==> flow/design.v <==
module comparator_9(
	output	[7:0]		out, 
	input					clk, 
	input					ldFilter, 
	input		[1:0]		selFilter, 
	input		[7:0]		in1, 
	input		[7:0]		in2, 
	input		[7:0]		in3, 
	input		[7:0]		in4, 
	input		[7:0]		in5, 
	input		[7:0]		in6, 
	input		[7:0]		in7, 
	input		[7:0]		in8, 
	input		[7:0]		in9
); 
wire	[7:0] max11, max12, max13, max21, max22, max23, max3; 
wire 	[7:0] med11, med12, med13, med21, med22, med23, med3; 
wire	[7:0]	min11, min12, min13, min21, min22, min23, min3; 
wire			en1, en2, en3; 
assign en1 = (ldFilter == 1) && (selFilter == 1); 
assign en2 = (ldFilter == 1) && (selFilter == 2); 
assign en3 = (ldFilter == 1) && (selFilter == 3); 
comparator comp11(.max (max11), .med (med11), .min (min11), .clk (clk), .en (en1), .in_1 (in1), .in_2 (in2), .in_3 (in3)); 
comparator comp12(.max (max12), .med (med12), .min (min12), .clk (clk), .en (en1), .in_1 (in4), .in_2 (in5), .in_3 (in6));
comparator comp13(.max (max13), .med (med13), .min (min13), .clk (clk), .en (en1), .in_1 (in7), .in_2 (in8), .in_3 (in9));
comparator comp21(.max (max21), .med (med21), .min (min21), .clk (clk), .en (en2), .in_1 (max11), .in_2 (max12), .in_3 (max13));
comparator comp22(.max (max22), .med (med22), .min (min22), .clk (clk), .en (en2), .in_1 (med11), .in_2 (med12), .in_3 (med13));
comparator comp23(.max (max23), .med (med23), .min (min23), .clk (clk), .en (en2), .in_1 (min11), .in_2 (min12), .in_3 (min13));
comparator comp3(.max (max3), .med (med3), .min (min3), .clk (clk), .en (en3), .in_1 (min21), .in_2 (med22), .in_3 (max23));
assign out = med3; 
endmodule
module comparator(
	output reg	[7:0]	max, 
	output reg	[7:0]	med, 
	output reg	[7:0]	min,
	input					clk, 
	input					en, 
	input			[7:0]	in_1, 
	input			[7:0]	in_2, 
	input			[7:0]	in_3
);
always@(posedge clk)
begin
	if(en)
	begin
	  if((in_1 >= in_2) && (in_1 >= in_3) && (in_2 >= in_3)) begin max <= in_1; med <= in_2; min <= in_3; end 
	  else if((in_1 >= in_2) && (in_1 >= in_3) && (in_3 >= in_2)) begin max <= in_1; med <= in_3; min <= in_2; end
	  else if((in_2 >= in_1) && (in_2 >= in_3) && (in_1 >= in_3)) begin max <= in_2; med <= in_1; min <= in_3; end
	  else if((in_2 >= in_1) && (in_2 >= in_3) && (in_3 >= in_1)) begin max <= in_2; med <= in_3; min <= in_1; end
	  else if((in_3 >= in_1) && (in_3 >= in_2) && (in_1 >= in_2)) begin max <= in_3; med <= in_1; min <= in_2; end
	  else if((in_3 >= in_1) && (in_3 >= in_2) && (in_2 >= in_1)) begin max <= in_3; med <= in_2; min <= in_1; end
	end
end
endmodule
module CU(
	output reg				ldAddr, 
	output reg	[2:0]		selAddr, 
	output reg				ldImage, 
	output reg	[2:0]		selImage, 
	output reg				ldFilter, 
	output reg 	[1:0]		selFilter, 
	output reg				done,
	input						clk, 
	input						rst
); 
reg	[3:0]	state; 
parameter S0 = 4'b0000, S1 = 4'b0001, S2 = 4'b0010, S3 = 4'b0011, S4 = 4'b0100, 
  S5 = 4'b0101, S6 = 4'b0110, S7 = 4'b0111, S8 = 4'b1000; 
parameter LENGTH = 640, WIDTH = 480; 
always@(posedge clk or negedge rst)
begin 
	if(!rst)	begin 
	  state <= 0;
	  ldAddr <= 0;			selAddr <= 0; 
	  ldImage <= 0;		selImage <= 0; 
	  ldFilter <= 0;		selFilter <= 0;  
	  done <= 0;  
	end
	else
	begin
		  ldAddr <= 0;			selAddr <= 0; 
		  ldImage <= 0;		selImage <= 0; 
		  ldFilter <= 0;		selFilter <= 0;  
		  done <= 0; 
		  case(state)
		  S0: 	begin state <= S1; 	ldAddr <= 1; 	selAddr <= 1; 		end 
		  S1: 	begin state <= S2; 	ldAddr <= 1; 	selAddr <= 2;  ldImage <= 1; 	selImage <= 1; end
		  S2: 	begin state <= S3; 	ldAddr <= 1; 	selAddr <= 3;  ldImage <= 1; 	selImage <= 2; end
		  S3: 	begin state <= S4; 	ldAddr <= 1; 	selAddr <= 4;  ldImage <= 1; 	selImage <= 3; end
		  S4: 	begin state <= S5; 	ldAddr <= 1; 	selAddr <= 5;  ldImage <= 1; 	selImage <= 4; end
		  S5: 	begin state <= S6;   ldImage <= 1; 	selImage <= 5; end		  
		  S6: 	begin state <= S7; 	ldFilter <= 1; 	selFilter <= 1; 	end 
		  S7: 	begin state <= S8; 	ldFilter <= 1; 	selFilter <= 2; 	end
		  S8: 	begin state <= S0; 	ldFilter <= 1; 	selFilter <= 3;   done <= 1; 	end
        default: begin state <= S0; end
        endcase
	end
end
endmodule 
module DU(
	output 		[7:0]		out, 
	output reg	[18:0]	out_address, 
	output reg				out_valid, 
	output		[18:0]	address_a, 
	output		[18:0]	address_b, 
	input			[7:0]		q_a, 
	input			[7:0]		q_b, 
	input 					clk, 
	input						rst, 
	input						ldAddr, 
	input			[2:0]		selAddr, 
	input 					ldImage,  
	input 		[2:0] 	selImage, 
	input 					ldFilter, 
	input 		[1:0]		selFilter, 
	input                done 
); 
reg 	[18:0]	addr_a; 
reg	[18:0]	addr_b; 
reg 	[7:0] 	in1;  
reg 	[7:0] 	in2; 
reg 	[7:0] 	in3;
reg 	[7:0] 	in4;  
reg 	[7:0] 	in5;  
reg 	[7:0] 	in6;  
reg 	[7:0] 	in7;  
reg 	[7:0] 	in8;  
reg 	[7:0] 	in9;
reg [10:0] column;
reg [9:0] row;
reg [1:0] extra_bits;
reg				ldImage_d; 
reg	[2:0]		selImage_d; 
reg				ldFilter_d; 
reg	[1:0]		selFilter_d; 
parameter LENGTH = 480, WIDTH = 640; 
always@(posedge clk or negedge rst)
begin 
  if(!rst) begin 
    ldImage_d <= 0; selImage_d <= 0; 
    ldFilter_d <= 0; selFilter_d <= 0; 
    out_valid <= 0; 
  end 
  else begin 
    ldImage_d <= ldImage; selImage_d <= selImage; 
    ldFilter_d <= ldFilter; selFilter_d <= selFilter; 
    out_valid <= ldFilter_d && (selFilter_d == 3); 
  end 
end
always@(posedge clk or negedge rst)
begin 
  if(!rst) begin 
    column <= 0; row <= 0; 
  end 
  else if(done) begin 
    if(column == LENGTH - 1) 
	   begin column <= 0; row <= (row == WIDTH - 1) ? 10'd0 : row + 1; end 
	 else column <= column + 1; 
  end
end
always@(posedge clk)
begin 
  if(done) out_address <= LENGTH * row + column; 
end
always@(posedge clk or negedge rst) begin
  if(!rst) begin
    addr_a <= 0; addr_b <= 0;
  end
  else if(ldAddr) begin
  if(row > 0 && row < (WIDTH - 1) && column > 0 && column < (LENGTH - 1) ) begin
    case(selAddr)
    1: begin 	{extra_bits, addr_a} <= LENGTH * (row - 1) + column - 1 ; 	
	  			   {extra_bits, addr_b} <= LENGTH * (row - 1) + column; 	
		 end 
    2: begin 	{extra_bits, addr_a} <= LENGTH * (row - 1) + column + 1; 	
				   {extra_bits, addr_b} <= LENGTH * row + column - 1; 			
		 end
    3: begin 	{extra_bits, addr_a} <= LENGTH * row + column; 	
				   {extra_bits, addr_b} <= LENGTH * row + column + 1; 	
		 end
    4: begin 	{extra_bits, addr_a} <= LENGTH * (row + 1) + column - 1; 	
				   {extra_bits, addr_b} <= LENGTH * (row + 1) + column; 	
		 end
    5: begin 	{extra_bits, addr_a} <= LENGTH * (row + 1) + column + 1;
		 end
  endcase
  end
  else if ((row == 0) || (column == 0) || (column == (LENGTH-1)) || (row == (WIDTH-1) )) begin
    if(selAddr != 0)
    begin  {extra_bits, addr_a} <= LENGTH * row + column; 
			  {extra_bits, addr_b} <= LENGTH * row + column;
			  end
  end 
  end  
  end  
assign address_a = addr_a; 
assign address_b = addr_b; 
always@(posedge clk)
begin 
  if(ldImage_d) 
  begin 
    case(selImage_d)
	 1: begin in1 <= q_a; in2 <= q_b; end 
	 2: begin in3 <= q_a; in4 <= q_b; end
	 3: begin in5 <= q_a; in6 <= q_b; end
	 4: begin in7 <= q_a; in8 <= q_b; end
	 5: begin in9 <= q_a; end
    endcase 
  end 
end
comparator_9 comp(	
	.out				(out), 
	.clk				(clk), 
	.ldFilter		(ldFilter_d), 
	.selFilter		(selFilter_d), 
	.in1				(in1), 
	.in2				(in2), 
	.in3				(in3), 
	.in4				(in4), 
	.in5				(in5), 
	.in6				(in6), 
	.in7				(in7), 
	.in8				(in8), 
	.in9				(in9)
);
endmodule 
module medianFilter(
	output	[7:0]		out, 
	output 	[18:0]	out_address, 
	output				out_valid, 
	output	[18:0]	address_a, 
	output	[18:0]	address_b, 
	input		[7:0]		q_a, 
	input		[7:0]		q_b, 
	input					clk, 
	input 				rst
); 
wire 			ldAddr; 
wire			ldImage; 
wire 			ldFilter; 
wire 			done; 
wire	[2:0]	selAddr; 
wire 	[1:0]	selFilter; 
wire 	[2:0]	selImage; 
DU du(
	.out					(out), 
	.out_address		(out_address), 
	.out_valid			(out_valid), 
	.address_a			(address_a), 
	.address_b			(address_b), 
	.q_a					(q_a), 
	.q_b					(q_b), 
	.clk					(clk), 
	.rst					(rst), 
	.ldAddr				(ldAddr), 
	.selAddr				(selAddr), 
	.ldImage				(ldImage), 
	.selImage			(selImage), 
	.ldFilter			(ldFilter), 
	.selFilter			(selFilter), 
	.done             (done)
); 
CU	cu(
	.ldAddr				(ldAddr), 
	.selAddr				(selAddr), 
	.ldImage				(ldImage), 
	.selImage			(selImage), 
	.ldFilter			(ldFilter), 
	.selFilter			(selFilter), 
	.done					(done), 
	.clk					(clk), 
	.rst					(rst)
); 
endmodule 
**Step by step through the tools: medianFilter**

Tool output for the design above, in the order of the flow.
Lines are those of the file above, counted from 1.
Library cell names are shortened.
A cell with n/a has no value.

- Top module: medianFilter
- Clock input: clk
- Cell library: sky130hd
- Timing corner: tt_025C_1v80

**After elaboration**

Source: Yosys, flattened and elaborated, memories not mapped. Widths are those after wreduce. Registers that Yosys merges into a memory's read port (data or address) are not register bits. Print and check cells do not count. Equal cells are merged and count once.

- $mul: 3
- Equality and inequality tests: 25
- Mux-type cells: 94
- Reductions and logical operators: 103
- Magnitude comparators: 46
- $add $sub $neg: 12

Operators with widths:

| operator | count |
|---|---|
| 8-bit 2-to-1 mux | 78 |
| 8-bit >= comparator | 42 |
| 4-bit by 32-bit multiplier with 14-bit output with constant A | 1 |
| 19-bit case mux with 5-bit select | 1 |
| 19-bit case mux with 4-bit select | 1 |
| 19-bit 2-to-1 mux | 4 |
| 1-bit logical AND | 69 |
| 19-bit by 1-bit adder with 19-bit output with constant B | 3 |
| 19-bit by 1-bit subtractor with 19-bit output with constant B | 3 |
| 19-bit by 11-bit adder with 19-bit output | 3 |
| 4-bit by 10-bit multiplier with 14-bit output with constant A | 1 |
| 4-bit by 11-bit multiplier with 14-bit output with constant A | 1 |
| 6-bit nonzero test | 7 |
| 4-bit case mux with 8-bit select | 1 |
| 3-bit case mux with 5-bit select | 2 |
| 2-bit AND reduction | 13 |
| 4-bit by 3-bit == test with 1-bit output with constant B | 4 |
| 3-bit by 2-bit == test with 1-bit output with constant B | 4 |
| 3-bit == test with constant B | 4 |
| 10-bit by 1-bit adder with 11-bit output with constant B | 1 |
| 10-bit by 1-bit subtractor with 11-bit output with constant B | 1 |
| 11-bit by 1-bit adder with 11-bit output with constant B | 1 |
| 11-bit by 1-bit > comparator with 1-bit output with constant B | 1 |
| 11-bit by 9-bit less-than comparator with 1-bit output with constant B | 1 |
| 11-bit by 9-bit == test with 1-bit output with constant B | 1 |
| 11-bit logical NOT | 1 |
| 11-bit 2-to-1 mux | 1 |
| 10-bit by 1-bit > comparator with 1-bit output with constant B | 1 |

Other operator kinds: 21; their cells: 32.

- Input port bits: 18
- Word-level cells: 323
- Output and inout bits: 66
- Flip-flop bits (word level): 278

**Depth**

Yosys ltp: most cells in a row. Word level: on the elaborated netlist, between registers, memories and ports. Mapped: between sequential cells and ports; inverters and the memories' decode and read muxes count.

- Depth in word-level cells: 9
- ABC_AREA: 0
- Depth in mapped cells: 25
- Gate-level depth less buffers: 24

**Synthesis result**

Source: synth_stat.txt of the flow (Yosys; design flattened, memories mapped). It holds for the ABC_AREA given above (unset counts as 0); a run with the other value may have another netlist.
The area totals of this step are shown rounded.

Cell types:

| type | count | area in all (um^2) |
|---|---|---|
| edfxtp_1 | 195 | 5.86E+03 |
| ha_1 | 296 | 3.7E+03 |
| dfrtp_1 | 87 | 2.18E+03 |
| inv_1 | 257 | 964.675 |
| a21oi_1 | 180 | 900.864 |
| o21ai_0 | 175 | 875.84 |
| fa_1 | 42 | 840.806 |
| xnor2_1 | 86 | 753.222 |
| nor2_1 | 188 | 705.677 |
| nand2_1 | 153 | 574.301 |
| mux2i_1 | 48 | 480.461 |
| o21a_1 | 50 | 375.36 |
| a21o_1 | 49 | 367.853 |
| nand4_1 | 53 | 331.568 |
| xor2_1 | 36 | 315.302 |
| nand2b_1 | 47 | 294.032 |
| o22ai_1 | 41 | 256.496 |
| nor2b_1 | 40 | 250.24 |

Other cell types: 84; their cells: 553.

- Standard cells after synthesis: 2576
- Buffer cells: 58
- Synthesis area: 24000 um^2
- Sequential part of the area: 8100 um^2
- Mapped flip-flops: 283

The figures by module come from a second, unflattened synthesis with its own total; it is not the netlist above.

- Cells (unflattened synthesis): 3139
- Area total of the unflattened synthesis: 29000 um^2

Rows give one instance, submodules left out.

Modules:

| module | area (um^2) | times used | cells | seq. area (um^2) |
|---|---|---|---|---|
| comparator | 2300 | 7 | 253 | 720 |
| DU | 13000 | 1 | 1333 | 4400 |
| CU | 600 | 1 | 32 | 530 |
| comparator_9 | 25 | 1 | 3 | 0.0 |
| medianFilter | 0.0 | 1 | 0 | 0.0 |

**Worst setup path after synthesis**

Path of least setup slack by OpenSTA after synthesis, without wires, with an ideal clock, recovery checks aside; 20% of the period is set as input and as output delay. Where synthesis merged equal registers, the netlist keeps one of their names.

- Path kind: register -> register
- Start: reg du.row[0]
- End: reg du.addr_a[16]
- Driving pins on the path: 24
- Path buffers: 1
- Data arrival time: 5625 ps
- Setup slack: 1295 ps
- Library setup time: 80 ps
- Time at the first pin: 0 ps
- Path delay: 5705 ps
- Required time: 6920 ps
- Clock period: 7000 ps
- Synthesis period reached: 5705 ps

"path delay" is the arrival time less input delay plus setup time.
"driving pins on the path" counts driving pins, that of a launching flip-flop among them; a cell with two outputs on the path counts twice.
"synthesis period reached" is the clock period less the worst setup slack; recovery checks do not enter. This is arithmetic on one report: input and output delays are still those of the set period (20% each).
Between the ends stands the longest chain of elaborated cells between them, by number of cells; it is not shown to be the way that was timed. Of several equally long chains one is given.
A line is the first line of the expression or statement that the cell stems from. Yosys adds cells for indexed reads and writes and turns some case tables into memories.

- Cell sequence: dfrtp_1 > clkbuf_1 > inv_1 > ha_1 > xnor2_1 > inv_1 > ha_1 > xor2_1 > fa_1 > inv_1 > ha_1 > a21oi_1 > xnor2_1 > ha_1 > or2_2 > o32a_1 > a21boi_0 > or3_1 > and4_1 > nand4_4 > or4_1 > a21oi_1 > o311ai_1 > a2bb2oi_1
- Cells in the longest elaborated chain: 6
- Elaborated cells on any way between the ends: 30
- Classes of those cells: add/sub: 9; mul: 3; compare: 2; eq/ne: 2; mux: 4; reduce/logical: 10

RTL lines, path after synthesis:

| element | line | RTL |
|---|---|---|
| from (decl) | 130 | `reg [9:0] row;` |
| from (assign) | 153 | `column <= 0; row <= 0;` |
| from (assign) | 157 | `begin column <= 0; row <= (row == WIDTH - 1) ? 10'd0 : row + 1; end` |
| 10-bit by 1-bit adder with 11-bit output | 184 | `5: begin {extra_bits, addr_a} <= LENGTH * (row + 1) + column + 1;` |
| 4-bit by 11-bit multiplier with 14-bit output | 184 |  |
| 19-bit by 11-bit adder with 19-bit output | 184 |  |
| 19-bit by 1-bit adder with 19-bit output | 184 |  |
| 19-bit case mux with 5-bit select | 171 | `case(selAddr)` |
| 19-bit 2-to-1 mux | 170 | `if(row > 0 && row < (WIDTH - 1) && column > 0 && column < (LENGTH - 1) ) begin` |
| to (assign) | 167 | `addr_a <= 0; addr_b <= 0;` |
| to (decl) | 118 | `reg [18:0] addr_a;` |

**Timing after layout**

From the final timing report of run B: the path of least setup slack in the routed layout; clock arrival at registers is part of the times.
The path's times are printed in steps of 10 ps; the period is the one set.

- Path kind: register -> register
- Start: reg du.row[0]
- End: reg du.addr_a[18]
- Required time: 9880 ps
- Path buffers: 0
- Setup slack: 2920 ps
- Time at the first pin: 540 ps
- Clock period: 9420 ps
- Driving pins on the path: 21
- Library setup time: 90 ps
- Data arrival time: 6950 ps

Between the ends stands the longest chain of elaborated cells between them, by number of cells; it is not shown to be the way that was timed. Of several equally long chains one is given.

- Cell sequence: dfrtp_1 > ha_1 > and3_1 > nand2_1 > xnor2_1 > inv_1 > fa_1 > inv_1 > fa_1 > inv_1 > ha_1 > a21o_1 > a41oi_1 > xnor2_2 > nor4b_2 > mux2i_1 > a211oi_1 > nand4_1 > xnor2_1 > mux2i_1 > a31oi_1
- Cells in the longest elaborated chain: 6
- Elaborated cells on any way between the ends: 30
- Classes of those cells: add/sub: 9; mul: 3; compare: 2; eq/ne: 2; mux: 4; reduce/logical: 10

RTL lines, path after layout:

| element | line | RTL |
|---|---|---|
| from (decl) | 130 | `reg [9:0] row;` |
| from (assign) | 153 | `column <= 0; row <= 0;` |
| from (assign) | 157 | `begin column <= 0; row <= (row == WIDTH - 1) ? 10'd0 : row + 1; end` |
| 10-bit by 1-bit adder with 11-bit output | 184 | `5: begin {extra_bits, addr_a} <= LENGTH * (row + 1) + column + 1;` |
| 4-bit by 11-bit multiplier with 14-bit output | 184 |  |
| 19-bit by 11-bit adder with 19-bit output | 184 |  |
| 19-bit by 1-bit adder with 19-bit output | 184 |  |
| 19-bit case mux with 5-bit select | 171 | `case(selAddr)` |
| 19-bit 2-to-1 mux | 170 | `if(row > 0 && row < (WIDTH - 1) && column > 0 && column < (LENGTH - 1) ) begin` |
| to (assign) | 167 | `addr_a <= 0; addr_b <= 0;` |
| to (decl) | 118 | `reg [18:0] addr_a;` |

# Flow runs of medianFilter

Below are 6 stored runs of the flow (Yosys, OpenROAD; platform sky130hd) on medianFilter, each with its settings and what was measured, unordered. Constraints: input delay and output delay 20% of the set period each, output load 0.01 pF.
"reached clock period" is the run's clock period less its worst setup slack. It is reckoned from that one timing run; input and output delays stay at 20% of the period that was set.
By "worst path time" is meant the share of the clock period that the worst setup path is allowed (20% is reserved at inputs, 20% at outputs), minus its slack. Clock arrival times at its registers enter into it.
"total power of the final layout": no workload was simulated; the value follows from the tool's default switching activity.
"worst path time" is known to 10 ps.
Measured values are rounded.

### Run A

Settings: `CAP_MARGIN=10`, `CELL_PAD_IN_SITES_DETAIL_PLACEMENT=0`, `CELL_PAD_IN_SITES_GLOBAL_PLACEMENT=3`, `CORE_ASPECT_RATIO=0.54`, `CORE_UTILIZATION=67`, `CTS_CLUSTER_DIAMETER=57`, `CTS_CLUSTER_SIZE=43`, `GPL_TIMING_DRIVEN=0`, `HOLD_SLACK_MARGIN=0.03`, `MAX_ROUTING_LAYER=met4`, `PLACE_DENSITY=0.45`, `SLEW_MARGIN=15`, `TNS_END_PERCENT=20`, `period_ns=4.56`, `CORE_MARGIN=2`

No results, placement failed with GPL-0301.

### Run B

Settings: `CORE_UTILIZATION=40`, `PLACE_DENSITY=0.6`, `period_ns=9.42`, `CAP_MARGIN=20`, `CORE_MARGIN=2`, `SLEW_MARGIN=20`

- Cell area after synthesis: 24000 um^2
- Die footprint: 62000 um^2
- Standard-cell area after layout: 27000 um^2
- Utilization after routing: 0.45
- Worst setup slack after layout: 2900 ps
- Sum of negative setup slack: 0 ps
- Lowest hold slack: 350 ps
- Total power of the final layout: 0.0026 W
- Reached clock period: 6495 ps
- Worst path time: 6500 ps
- Worst setup path type: register -> register

### Run C

Settings: `CELL_PAD_IN_SITES_DETAIL_PLACEMENT=2`, `CTS_CLUSTER_DIAMETER=291`, `CTS_CLUSTER_SIZE=43`, `period_ns=7.0`, `CAP_MARGIN=20`, `CORE_MARGIN=2`, `CORE_UTILIZATION=40`, `SLEW_MARGIN=20`

- Cell area after synthesis: 24000 um^2
- Die footprint: 62000 um^2
- Standard-cell area after layout: 26000 um^2
- Utilization after routing: 0.44
- Worst setup slack after layout: 360 ps
- Sum of negative setup slack: 0 ps
- Lowest hold slack: 370 ps
- Total power of the final layout: 0.0027 W
- Reached clock period: 6635 ps
- Worst path time: 6640 ps
- Worst setup path type: register -> register

### Run D

Settings: `CAP_MARGIN=10`, `CELL_PAD_IN_SITES_DETAIL_PLACEMENT=1`, `CELL_PAD_IN_SITES_GLOBAL_PLACEMENT=3`, `CORE_ASPECT_RATIO=0.54`, `CORE_UTILIZATION=67`, `CTS_CLUSTER_DIAMETER=57`, `CTS_CLUSTER_SIZE=43`, `GPL_TIMING_DRIVEN=0`, `HOLD_SLACK_MARGIN=0.03`, `MAX_ROUTING_LAYER=met4`, `PLACE_DENSITY_LB_ADDON=0.28`, `SLEW_MARGIN=15`, `TNS_END_PERCENT=30`, `period_ns=4.56`, `CORE_MARGIN=2`

No results, placement failed with FLW-0024.

### Run E

Settings: `CELL_PAD_IN_SITES_GLOBAL_PLACEMENT=2`, `CORE_ASPECT_RATIO=0.96`, `CORE_MARGIN=9`, `CORE_UTILIZATION=24`, `GPL_ROUTABILITY_DRIVEN=0`, `MIN_ROUTING_LAYER=met2`, `TNS_END_PERCENT=70`, `period_ns=8.41`, `CAP_MARGIN=20`, `SLEW_MARGIN=20`

- Cell area after synthesis: 24000 um^2
- Die footprint: 110000 um^2
- Standard-cell area after layout: 28000 um^2
- Utilization after routing: 0.28
- Worst setup slack after layout: 1700 ps
- Sum of negative setup slack: 0 ps
- Lowest hold slack: 350 ps
- Total power of the final layout: 0.0031 W
- Reached clock period: 6713 ps
- Worst path time: 6710 ps
- Worst setup path type: register -> register

### Run F

Settings: `CELL_PAD_IN_SITES_DETAIL_PLACEMENT=1`, `CORE_ASPECT_RATIO=1.72`, `CORE_UTILIZATION=28`, `GPL_ROUTABILITY_DRIVEN=1`, `GPL_TIMING_DRIVEN=1`, `PLACE_DENSITY_LB_ADDON=0.29`, `SETUP_SLACK_MARGIN=-0.44`, `SLEW_MARGIN=10`, `period_ns=8.75`, `CAP_MARGIN=20`, `CORE_MARGIN=2`

- Cell area after synthesis: 24000 um^2
- Die footprint: 88000 um^2
- Standard-cell area after layout: 27000 um^2
- Utilization after routing: 0.32
- Worst setup slack after layout: 1900 ps
- Sum of negative setup slack: 0 ps
- Lowest hold slack: 340 ps
- Total power of the final layout: 0.0029 W
- Reached clock period: 6861 ps
- Worst path time: 6860 ps
- Worst setup path type: register -> register
